==> flow/design.v <==
`timescale 1ns / 1ps
module fbindct_8bit #(
  parameter IN_WIDTH = 8,                                  
  parameter INT_BITS = 6,                                  
  parameter FRAC_BITS = 6,                                 
  parameter INTER_WIDTH = IN_WIDTH + INT_BITS + FRAC_BITS, 
  parameter OUT_WIDTH = 20                                 
)(
  input                                        clk,
  input                                        rst,
  input signed [8*IN_WIDTH-1:0]                x_in,         
  input                                        ready_in,     
  input                                        load,         
  output                                       valid_out,    
  output signed [8*OUT_WIDTH-1:0]              y_out         
);
parameter [1:0] IDLE = 2'b00;
parameter [1:0] WAIT = 2'b01;
parameter [1:0] SEND = 2'b10;
reg [1:0] state;
parameter [1:0] STAGE1 = 2'b00;
parameter [1:0] STAGE2 = 2'b01;
parameter [1:0] STAGE3 = 2'b10;
parameter [1:0] STAGE4 = 2'b11;
reg [1:0] stage;
reg signed [IN_WIDTH-1:0] x_reg_0, x_reg_1, x_reg_2, x_reg_3, x_reg_4, x_reg_5, x_reg_6, x_reg_7;
reg done;
assign valid_out = done;
always @(posedge clk) begin : state_machine
  if (rst) begin
    state <= IDLE;
    stage <= STAGE1;
    done <= 1'b0;
    x_reg_0 <= 0;
    x_reg_1 <= 0;
    x_reg_2 <= 0;
    x_reg_3 <= 0;
    x_reg_4 <= 0;
    x_reg_5 <= 0;
    x_reg_6 <= 0;
    x_reg_7 <= 0;
  end else begin
    case (state)
      IDLE: begin
        if(load) begin
          x_reg_0 <= x_in[1*IN_WIDTH-1:0*IN_WIDTH];
          x_reg_1 <= x_in[2*IN_WIDTH-1:1*IN_WIDTH];
          x_reg_2 <= x_in[3*IN_WIDTH-1:2*IN_WIDTH];
          x_reg_3 <= x_in[4*IN_WIDTH-1:3*IN_WIDTH];
          x_reg_4 <= x_in[5*IN_WIDTH-1:4*IN_WIDTH];
          x_reg_5 <= x_in[6*IN_WIDTH-1:5*IN_WIDTH];
          x_reg_6 <= x_in[7*IN_WIDTH-1:6*IN_WIDTH];
          x_reg_7 <= x_in[8*IN_WIDTH-1:7*IN_WIDTH];
          state <= WAIT;
        end
      end
      WAIT: begin
        case (stage)
          STAGE1: begin 
            stage <= STAGE2;
            done <= 1'b0;
          end
          STAGE2: stage <= STAGE3;
          STAGE3: stage <= STAGE4;
          STAGE4: begin 
            state <= SEND;
            stage <= STAGE1;
            done <= 1'b1;
          end
          default : begin 
            stage <= STAGE1;
          end
        endcase
      end
      SEND: begin
        if(ready_in) begin
          state <= IDLE;
          done <= 1'b0;
        end
      end
      default: state <= IDLE;
    endcase
  end
end
reg signed [INTER_WIDTH-1:0] a_reg_0, a_reg_1, a_reg_2, a_reg_3, a_reg_4, a_reg_5, a_reg_6, a_reg_7;
wire signed [INTER_WIDTH-1:0] a_wire_0, a_wire_1, a_wire_2, a_wire_3, a_wire_4, a_wire_5, a_wire_6, a_wire_7;
assign a_wire_0 = (x_reg_0 + x_reg_7) << FRAC_BITS;
assign a_wire_1 = (x_reg_1 + x_reg_6) << FRAC_BITS;
assign a_wire_2 = (x_reg_2 + x_reg_5) << FRAC_BITS;
assign a_wire_3 = (x_reg_3 + x_reg_4) << FRAC_BITS;
assign a_wire_4 = (x_reg_3 - x_reg_4) << FRAC_BITS;
assign a_wire_5 = (x_reg_2 - x_reg_5) << FRAC_BITS;
assign a_wire_6 = (x_reg_1 - x_reg_6) << FRAC_BITS;
assign a_wire_7 = (x_reg_0 - x_reg_7) << FRAC_BITS;
always @(posedge clk) begin : stage1
  if(rst) begin
    a_reg_0 <= 0;
    a_reg_1 <= 0;
    a_reg_2 <= 0;
    a_reg_3 <= 0;
    a_reg_4 <= 0;
    a_reg_5 <= 0;
    a_reg_6 <= 0;
    a_reg_7 <= 0;
  end else if(stage == STAGE1) begin
    a_reg_0 <= a_wire_0;
    a_reg_1 <= a_wire_1;
    a_reg_2 <= a_wire_2;
    a_reg_3 <= a_wire_3;
    a_reg_4 <= a_wire_4;
    a_reg_5 <= a_wire_5;
    a_reg_6 <= a_wire_6;
    a_reg_7 <= a_wire_7;
  end
end
reg signed [INTER_WIDTH-1:0] b_reg_0, b_reg_1;
wire signed [INTER_WIDTH-1:0] b_wire_0, b_wire_1;
assign b_wire_0 = (a_reg_5>>>2) + (a_reg_5>>>3) + a_reg_6;             
assign b_wire_1 = (b_wire_0>>>1) + (b_wire_0>>>3) - a_reg_5;           
always @(posedge clk) begin : stage2
  if(rst) begin
    b_reg_0 <= 0;
    b_reg_1 <= 0;
  end else if(stage == STAGE2) begin
    b_reg_0 <= b_wire_0;
    b_reg_1 <= b_wire_1;
  end
end
reg signed [INTER_WIDTH-1:0] c_reg_0, c_reg_1, c_reg_2, c_reg_3, c_reg_4, c_reg_5, c_reg_6, c_reg_7;
wire signed [INTER_WIDTH-1:0] c_wire_0, c_wire_1, c_wire_2, c_wire_3, c_wire_4, c_wire_5, c_wire_6, c_wire_7;
assign c_wire_0 = a_reg_0 + a_reg_3;
assign c_wire_1 = a_reg_2 + a_reg_1;
assign c_wire_2 = a_reg_1 - a_reg_2;
assign c_wire_3 = a_reg_0 - a_reg_3;
assign c_wire_4 = a_reg_4 + b_reg_1;
assign c_wire_5 = a_reg_4 - b_reg_1;
assign c_wire_6 = a_reg_7 - b_reg_0;
assign c_wire_7 = b_reg_0 + a_reg_7;
always @(posedge clk) begin : stage3 
  if(rst) begin
    c_reg_0 <= 0;
    c_reg_1 <= 0;
    c_reg_2 <= 0;
    c_reg_3 <= 0;
    c_reg_4 <= 0;
    c_reg_5 <= 0;
    c_reg_6 <= 0;
    c_reg_7 <= 0;
  end else if(stage == STAGE3) begin
    c_reg_0 <= c_wire_0;
    c_reg_1 <= c_wire_1;
    c_reg_2 <= c_wire_2;
    c_reg_3 <= c_wire_3;
    c_reg_4 <= c_wire_4;
    c_reg_5 <= c_wire_5;
    c_reg_6 <= c_wire_6;
    c_reg_7 <= c_wire_7;
  end
end
reg signed [INTER_WIDTH-1:0] d_reg_0, d_reg_1, d_reg_2, d_reg_3, d_reg_4, d_reg_5, d_reg_6;
wire signed [INTER_WIDTH-1:0] d_wire_0, d_wire_1, d_wire_2, d_wire_3, d_wire_4, d_wire_5, d_wire_6;
assign d_wire_0 = c_reg_0 + c_reg_1;                                          
assign d_wire_1 = (d_wire_0>>>1) - c_reg_1;                                   
assign d_wire_2 = c_reg_2 - ((c_reg_3>>>2) + (c_reg_3>>>3));                 
assign d_wire_3 = c_reg_3 + (d_wire_2>>>2) + (d_wire_2>>>3);                 
assign d_wire_4 = c_reg_4 - (c_reg_7>>>3);                                    
assign d_wire_5 = c_reg_5 + (c_reg_6>>>1) + (c_reg_6>>>2) + (c_reg_6>>>3);  
assign d_wire_6 = c_reg_6 - (d_wire_5>>>1);                                   
always @(posedge clk) begin : stage4 
  if(rst) begin
    d_reg_0 <= 0;
    d_reg_1 <= 0;
    d_reg_2 <= 0;
    d_reg_3 <= 0;
    d_reg_4 <= 0;
    d_reg_5 <= 0;
    d_reg_6 <= 0;
  end else if(stage == STAGE4) begin
    d_reg_0 <= d_wire_0;
    d_reg_1 <= d_wire_1;
    d_reg_2 <= d_wire_2;
    d_reg_3 <= d_wire_3;
    d_reg_4 <= d_wire_4;
    d_reg_5 <= d_wire_5;
    d_reg_6 <= d_wire_6;
  end
end
reg [INTER_WIDTH-1:0] c_reg7_delay;
always @(posedge clk) begin : delay_c_reg
  if (rst) begin
    c_reg7_delay <= 1'b0;
  end else begin
    c_reg7_delay <= c_reg_7;
  end
end
assign y_out[1*OUT_WIDTH-1:0*OUT_WIDTH] = d_reg_0;
assign y_out[2*OUT_WIDTH-1:1*OUT_WIDTH] = c_reg7_delay;
assign y_out[3*OUT_WIDTH-1:2*OUT_WIDTH] = d_reg_3;
assign y_out[4*OUT_WIDTH-1:3*OUT_WIDTH] = d_reg_6;
assign y_out[5*OUT_WIDTH-1:4*OUT_WIDTH] = d_reg_1;
assign y_out[6*OUT_WIDTH-1:5*OUT_WIDTH] = d_reg_5;
assign y_out[7*OUT_WIDTH-1:6*OUT_WIDTH] = d_reg_2;
assign y_out[8*OUT_WIDTH-1:7*OUT_WIDTH] = d_reg_4;
endmodule
# --- Tool chain data of fbindct_8bit ---
# What the tools print for fbindct_8bit, step after step.
# Line numbers count from 1 in the design file above.
# Operators carry their Yosys type and port widths (W data, S select, Z words).
# Library cell names are shortened.
design:
  top_module: "fbindct_8bit"
  clock: "clk"
  cell_library: "sky130hd"
  lib_corner: "tt_025C_1v80"

# --- Elaborated design ---
# Yosys after proc, flatten, opt, wreduce and memory -nomap, before mapping. Memory bits, and registers merged into a memory's read port (data or address), are not among the register bits. Print and check cells are not counted. Equal cells are merged and count once.
bits:
  romBits: 0
  out_inout_bits: 161
  latchBits: 0
  register_bits: 536
  clocked_rd_ports_x_width: 0
  memories: 0
  input_bits: 68
  elab_cells: 91
  ramBits: 0
op_classes:
  multipliers: 0
  n_shift: 0
  reduce_and_logical: 6
  n_cmp: 0
  n_addsub: 31
  n_eq: 9
  mux: 8
  bitwise: 0
  n_div: 0
op_table:
  columns: ["op", "count"]
  rows:
  - ["$add A20 B20 Y20", 5]
  - ["$sub A20 B20 Y20", 4]
  - ["$add A20 B17 Y20", 2]
  - ["$add A20 B18 Y20", 2]
  - ["$sub A20 B19 Y20", 2]
  - ["$add A8 B8 Y9", 4]
  - ["$sub A8 B8 Y9", 4]
  - ["$add A14 B20 Y20", 1]
  - ["$add A19 B17 Y20", 1]
  - ["$sub A19 B20 Y20", 1]
  - ["$sub A20 B15 Y20", 1]
  - ["$sub A20 B17 Y20", 1]
  - ["$add A20 B19 Y20", 1]
  - ["$add A18 B17 Y19", 1]
  - ["$add A13 B12 Y14", 1]
  - ["$pmux W2 S4", 1]
  - ["$eq A2 B2 Y1 const B", 3]
  - ["$ne A2 B2 Y1 const B", 3]
  - ["$reduce_and A3 Y1", 2]
  - ["$pmux W2 S3", 1]
  - ["$mux W2", 3]
  - ["$eq A2 B1 Y1 const B", 2]
  - ["$logic_not A2 Y1", 2]
  - ["$pmux W1 S2", 2]
  - ["$ne A3 B3 Y1 const B", 1]
  - ["$reduce_and A2 Y1", 1]
  - ["$reduce_bool A2 Y1", 1]
  - ["$mux W1", 1]

# --- Logic depth ---
# Yosys ltp: most cells in a row. Word level: on the elaborated netlist, between registers, memories and ports. Mapped: between sequential cells and ports; inverters and the memories' decode and read muxes count.
logic_depth:
  depth_word: 4
  ABC_AREA: 0
  depth_mapped: 27
  ltp_nobuf: 26

# --- Mapped cells and area ---
# Source: synth_stat.txt of the flow (Yosys; design flattened, memories mapped). It holds for the ABC_AREA given above (unset counts as 0); a run with the other value may have another netlist.
# The area totals of this step are shown rounded.
types:
  columns: ["cell", "count", "area_total_um2"]
  rows:
  - ["dfxtp_1", 435, 8.71E+03]
  - ["ha_1", 306, 3.83E+03]
  - ["nor2_1", 506, 1.9E+03]
  - ["fa_1", 89, 1.78E+03]
  - ["xnor2_1", 167, 1.46E+03]
  - ["a21oi_1", 287, 1.44E+03]
  - ["inv_1", 372, 1.4E+03]
  - ["mux2i_1", 120, 1.2E+03]
  - ["nand2_1", 248, 930.893]
  - ["a211oi_1", 99, 743.213]
  - ["o21ai_0", 104, 520.499]
  - ["xor2_1", 56, 490.47]
  - ["o21bai_1", 65, 487.968]
  - ["clkbuf_1", 113, 424.157]
  - ["a21o_1", 55, 412.896]
  - ["o21a_1", 38, 285.274]
  - ["nor3_1", 49, 245.235]
  - ["a21boi_0", 24, 180.173]
# Not listed: further types 56, cells in them 313.
mapped:
  stdcells: 3446
  sequential_area_um2: 8700
  area_um2: 29000
  buffers: 172
  flip_flops: 435

# --- Worst setup path after synthesis ---
# Path of least setup slack by OpenSTA after synthesis, without wires, with an ideal clock, recovery checks aside; 20% of the period is set as input and as output delay. Where synthesis merged equal registers, the netlist keeps one of their names.
synth_path:
  kind: "register -> register"
  from: "register c_reg_6[4]"
  to: "register d_reg_6[19]"
  path_buffers: 0
  path_delay_ns: 5.534
  setup_time_ns: 0.083
  t_first_pin_ns: 0.000
  period_ns: 10.0
  driving_pins: 23
  required_time_ns: 9.917
  arrival_time_ns: 5.451
  setup_slack_ns: 4.467
  period_less_setup_slack_ns: 5.533
# "path_delay_ns" = arrival - input delay + setup time.
# "driving_pins": output pins that drive a net of the path, with the launching flip-flop's if there is one; two outputs of one cell count as two.
# "period_less_setup_slack_ns" = period - worst setup slack (recovery checks aside). The figure is calculated, with input and output delays left at 20% of the set period.
# Between the ends stands the longest chain of elaborated cells between them, by number of cells; it is not shown to be the way that was timed. Of several equally long chains one is given.
# Each line given opens the expression or statement behind the cell; cells for indexed reads and writes are added by Yosys, which also makes memories of some case tables.
synth_between:
  path_cell_list: "dfxtp_1 -> inv_1 -> fa_1 -> fa_1 -> inv_1 -> ha_1 -> a211oi_1 -> o21bai_2 -> a21oi_1 -> xor2_1 -> ha_1 -> a21o_1 -> a21oi_1 -> nor3b_1 -> a21oi_1 -> maj3_2 -> maj3_2 -> o21a_1 -> o211ai_2 -> o211ai_2 -> maj3_2 -> a2111o_1 -> o221ai_1"
  elab_chain_len: 4
  cone_cells: 4
  cone_lines: 2
  classes_between: "add/sub: 4"
synth_lines:
  columns: ["element", "line", "rtl"]
  rows:
  - ["from (decl)", 129, "reg signed [INTER_WIDTH-1:0] c_reg_0, c_reg_1, c_reg_2, c_reg_3, c_reg_4, c_reg_5, c_reg_6, c_reg_7;"]
  - ["from (assign)", 147, "c_reg_6 <= 0;"]
  - ["from (assign)", 156, "c_reg_6 <= c_wire_6;"]
  - ["$add A20 B19 Y20", 167, "assign d_wire_5 = c_reg_5 + (c_reg_6>>>1) + (c_reg_6>>>2) + (c_reg_6>>>3);"]
  - ["$add A20 B18 Y20", 167, null]
  - ["$add A20 B17 Y20", 167, null]
  - ["$sub A20 B19 Y20", 168, "assign d_wire_6 = c_reg_6 - (d_wire_5>>>1);"]
  - ["to (assign)", 177, "d_reg_6 <= 0;"]
  - ["to (assign)", 185, "d_reg_6 <= d_wire_6;"]
  - ["to (decl)", 160, "reg signed [INTER_WIDTH-1:0] d_reg_0, d_reg_1, d_reg_2, d_reg_3, d_reg_4, d_reg_5, d_reg_6;"]

# --- Timing after layout ---
# From the final timing report of record 1: the path of least setup slack in the routed layout; clock arrival at registers is part of the times.
layout_path:
  kind: "register -> register"
  from: "register c_reg_6[4]"
  to: "register d_reg_6[19]"
  driving_pins: 22
  t_first_pin_ns: 0.60
  period_ns: 6.09
  path_buffers: 1
  arrival_time_ns: 6.27
  setup_slack_ns: 0.34
  setup_time_ns: 0.08
  required_time_ns: 6.61
# Between the ends stands the longest chain of elaborated cells between them, by number of cells; it is not shown to be the way that was timed. Of several equally long chains one is given.
layout_between:
  path_cell_list: "dfxtp_1 -> buf_4 -> fa_1 -> fa_1 -> fa_1 -> a211oi_2 -> o21bai_2 -> a21oi_1 -> xor2_1 -> ha_1 -> a21o_1 -> a21oi_2 -> nor3b_2 -> a21oi_1 -> maj3_2 -> maj3_2 -> o21a_1 -> o211ai_2 -> o211ai_2 -> maj3_2 -> a2111o_1 -> o221ai_1"
  elab_chain_len: 4
  cone_cells: 4
  cone_lines: 2
  classes_between: "add/sub: 4"
layout_lines:
  columns: ["element", "line", "rtl"]
  rows:
  - ["from (decl)", 129, "reg signed [INTER_WIDTH-1:0] c_reg_0, c_reg_1, c_reg_2, c_reg_3, c_reg_4, c_reg_5, c_reg_6, c_reg_7;"]
  - ["from (assign)", 147, "c_reg_6 <= 0;"]
  - ["from (assign)", 156, "c_reg_6 <= c_wire_6;"]
  - ["$add A20 B19 Y20", 167, "assign d_wire_5 = c_reg_5 + (c_reg_6>>>1) + (c_reg_6>>>2) + (c_reg_6>>>3);"]
  - ["$add A20 B18 Y20", 167, null]
  - ["$add A20 B17 Y20", 167, null]
  - ["$sub A20 B19 Y20", 168, "assign d_wire_6 = c_reg_6 - (d_wire_5>>>1);"]
  - ["to (assign)", 177, "d_reg_6 <= 0;"]
  - ["to (assign)", 185, "d_reg_6 <= d_wire_6;"]
  - ["to (decl)", 160, "reg signed [INTER_WIDTH-1:0] d_reg_0, d_reg_1, d_reg_2, d_reg_3, d_reg_4, d_reg_5, d_reg_6;"]

# Settings and measured results of 3 stored flow runs for module fbindct_8bit (sky130hd), not sorted in any way. The constraints put input and output delay at 20% of the set period each and load the outputs with 0.01 pF.
# By "period_reached_ns" is meant the clock period of the run minus its worst setup slack. This is arithmetic on one report: input and output delays are still those of the set period (20% each).
# By "totalPower_mw" is meant OpenSTA's value without simulated activity: inputs other than the clock are taken to toggle once in ten clock periods, and the tool carries that through the logic.
# Values from the reports are rounded here.
runs:
  - name: "record 1"
    settings:
      CORE_UTILIZATION: 58
      period_ns: 6.09
      CAP_MARGIN: 20
      CORE_MARGIN: 2
      SLEW_MARGIN: 20
    results:
      hold_worst_slack_ns: 0.47
      final_setup_tns_ns: 0.000
      period_reached_ns: 5.746
      synthesis_area_um2: 29000
      utilization_pct: 67
      totalPower_mw: 13
      dieArea_um2: 51000
      worstSetupSlack_ns: 0.34
  - name: "record 2"
    settings:
      ABC_AREA: 0
      CAP_MARGIN: 0
      CELL_PAD_IN_SITES_DETAIL_PLACEMENT: 0
      CELL_PAD_IN_SITES_GLOBAL_PLACEMENT: 0
      CORE_UTILIZATION: 46
      CTS_CLUSTER_SIZE: 48
      GPL_TIMING_DRIVEN: 0
      MAX_ROUTING_LAYER: "met4"
      PLACE_DENSITY: 0.54
      TNS_END_PERCENT: 30
      period_ns: 3.5
      CORE_MARGIN: 2
      SLEW_MARGIN: 20
    results:
      hold_worst_slack_ns: 0.47
      synthesis_area_um2: 29000
      period_reached_ns: 5.376
      dieArea_um2: 64000
      utilization_pct: 58
      totalPower_mw: 28
      worstSetupSlack_ns: -1.9
      final_setup_tns_ns: -40
  - name: "record 3"
    settings:
      CORE_UTILIZATION: 40
      SETUP_SLACK_MARGIN: 0.67
      period_ns: 6.09
      CAP_MARGIN: 20
      CORE_MARGIN: 2
      SLEW_MARGIN: 20
    results:
      hold_worst_slack_ns: 0.47
      utilization_pct: 47
      period_reached_ns: 5.270
      final_setup_tns_ns: 0.000
      dieArea_um2: 74000
      worstSetupSlack_ns: 0.82
      synthesis_area_um2: 29000
      totalPower_mw: 13
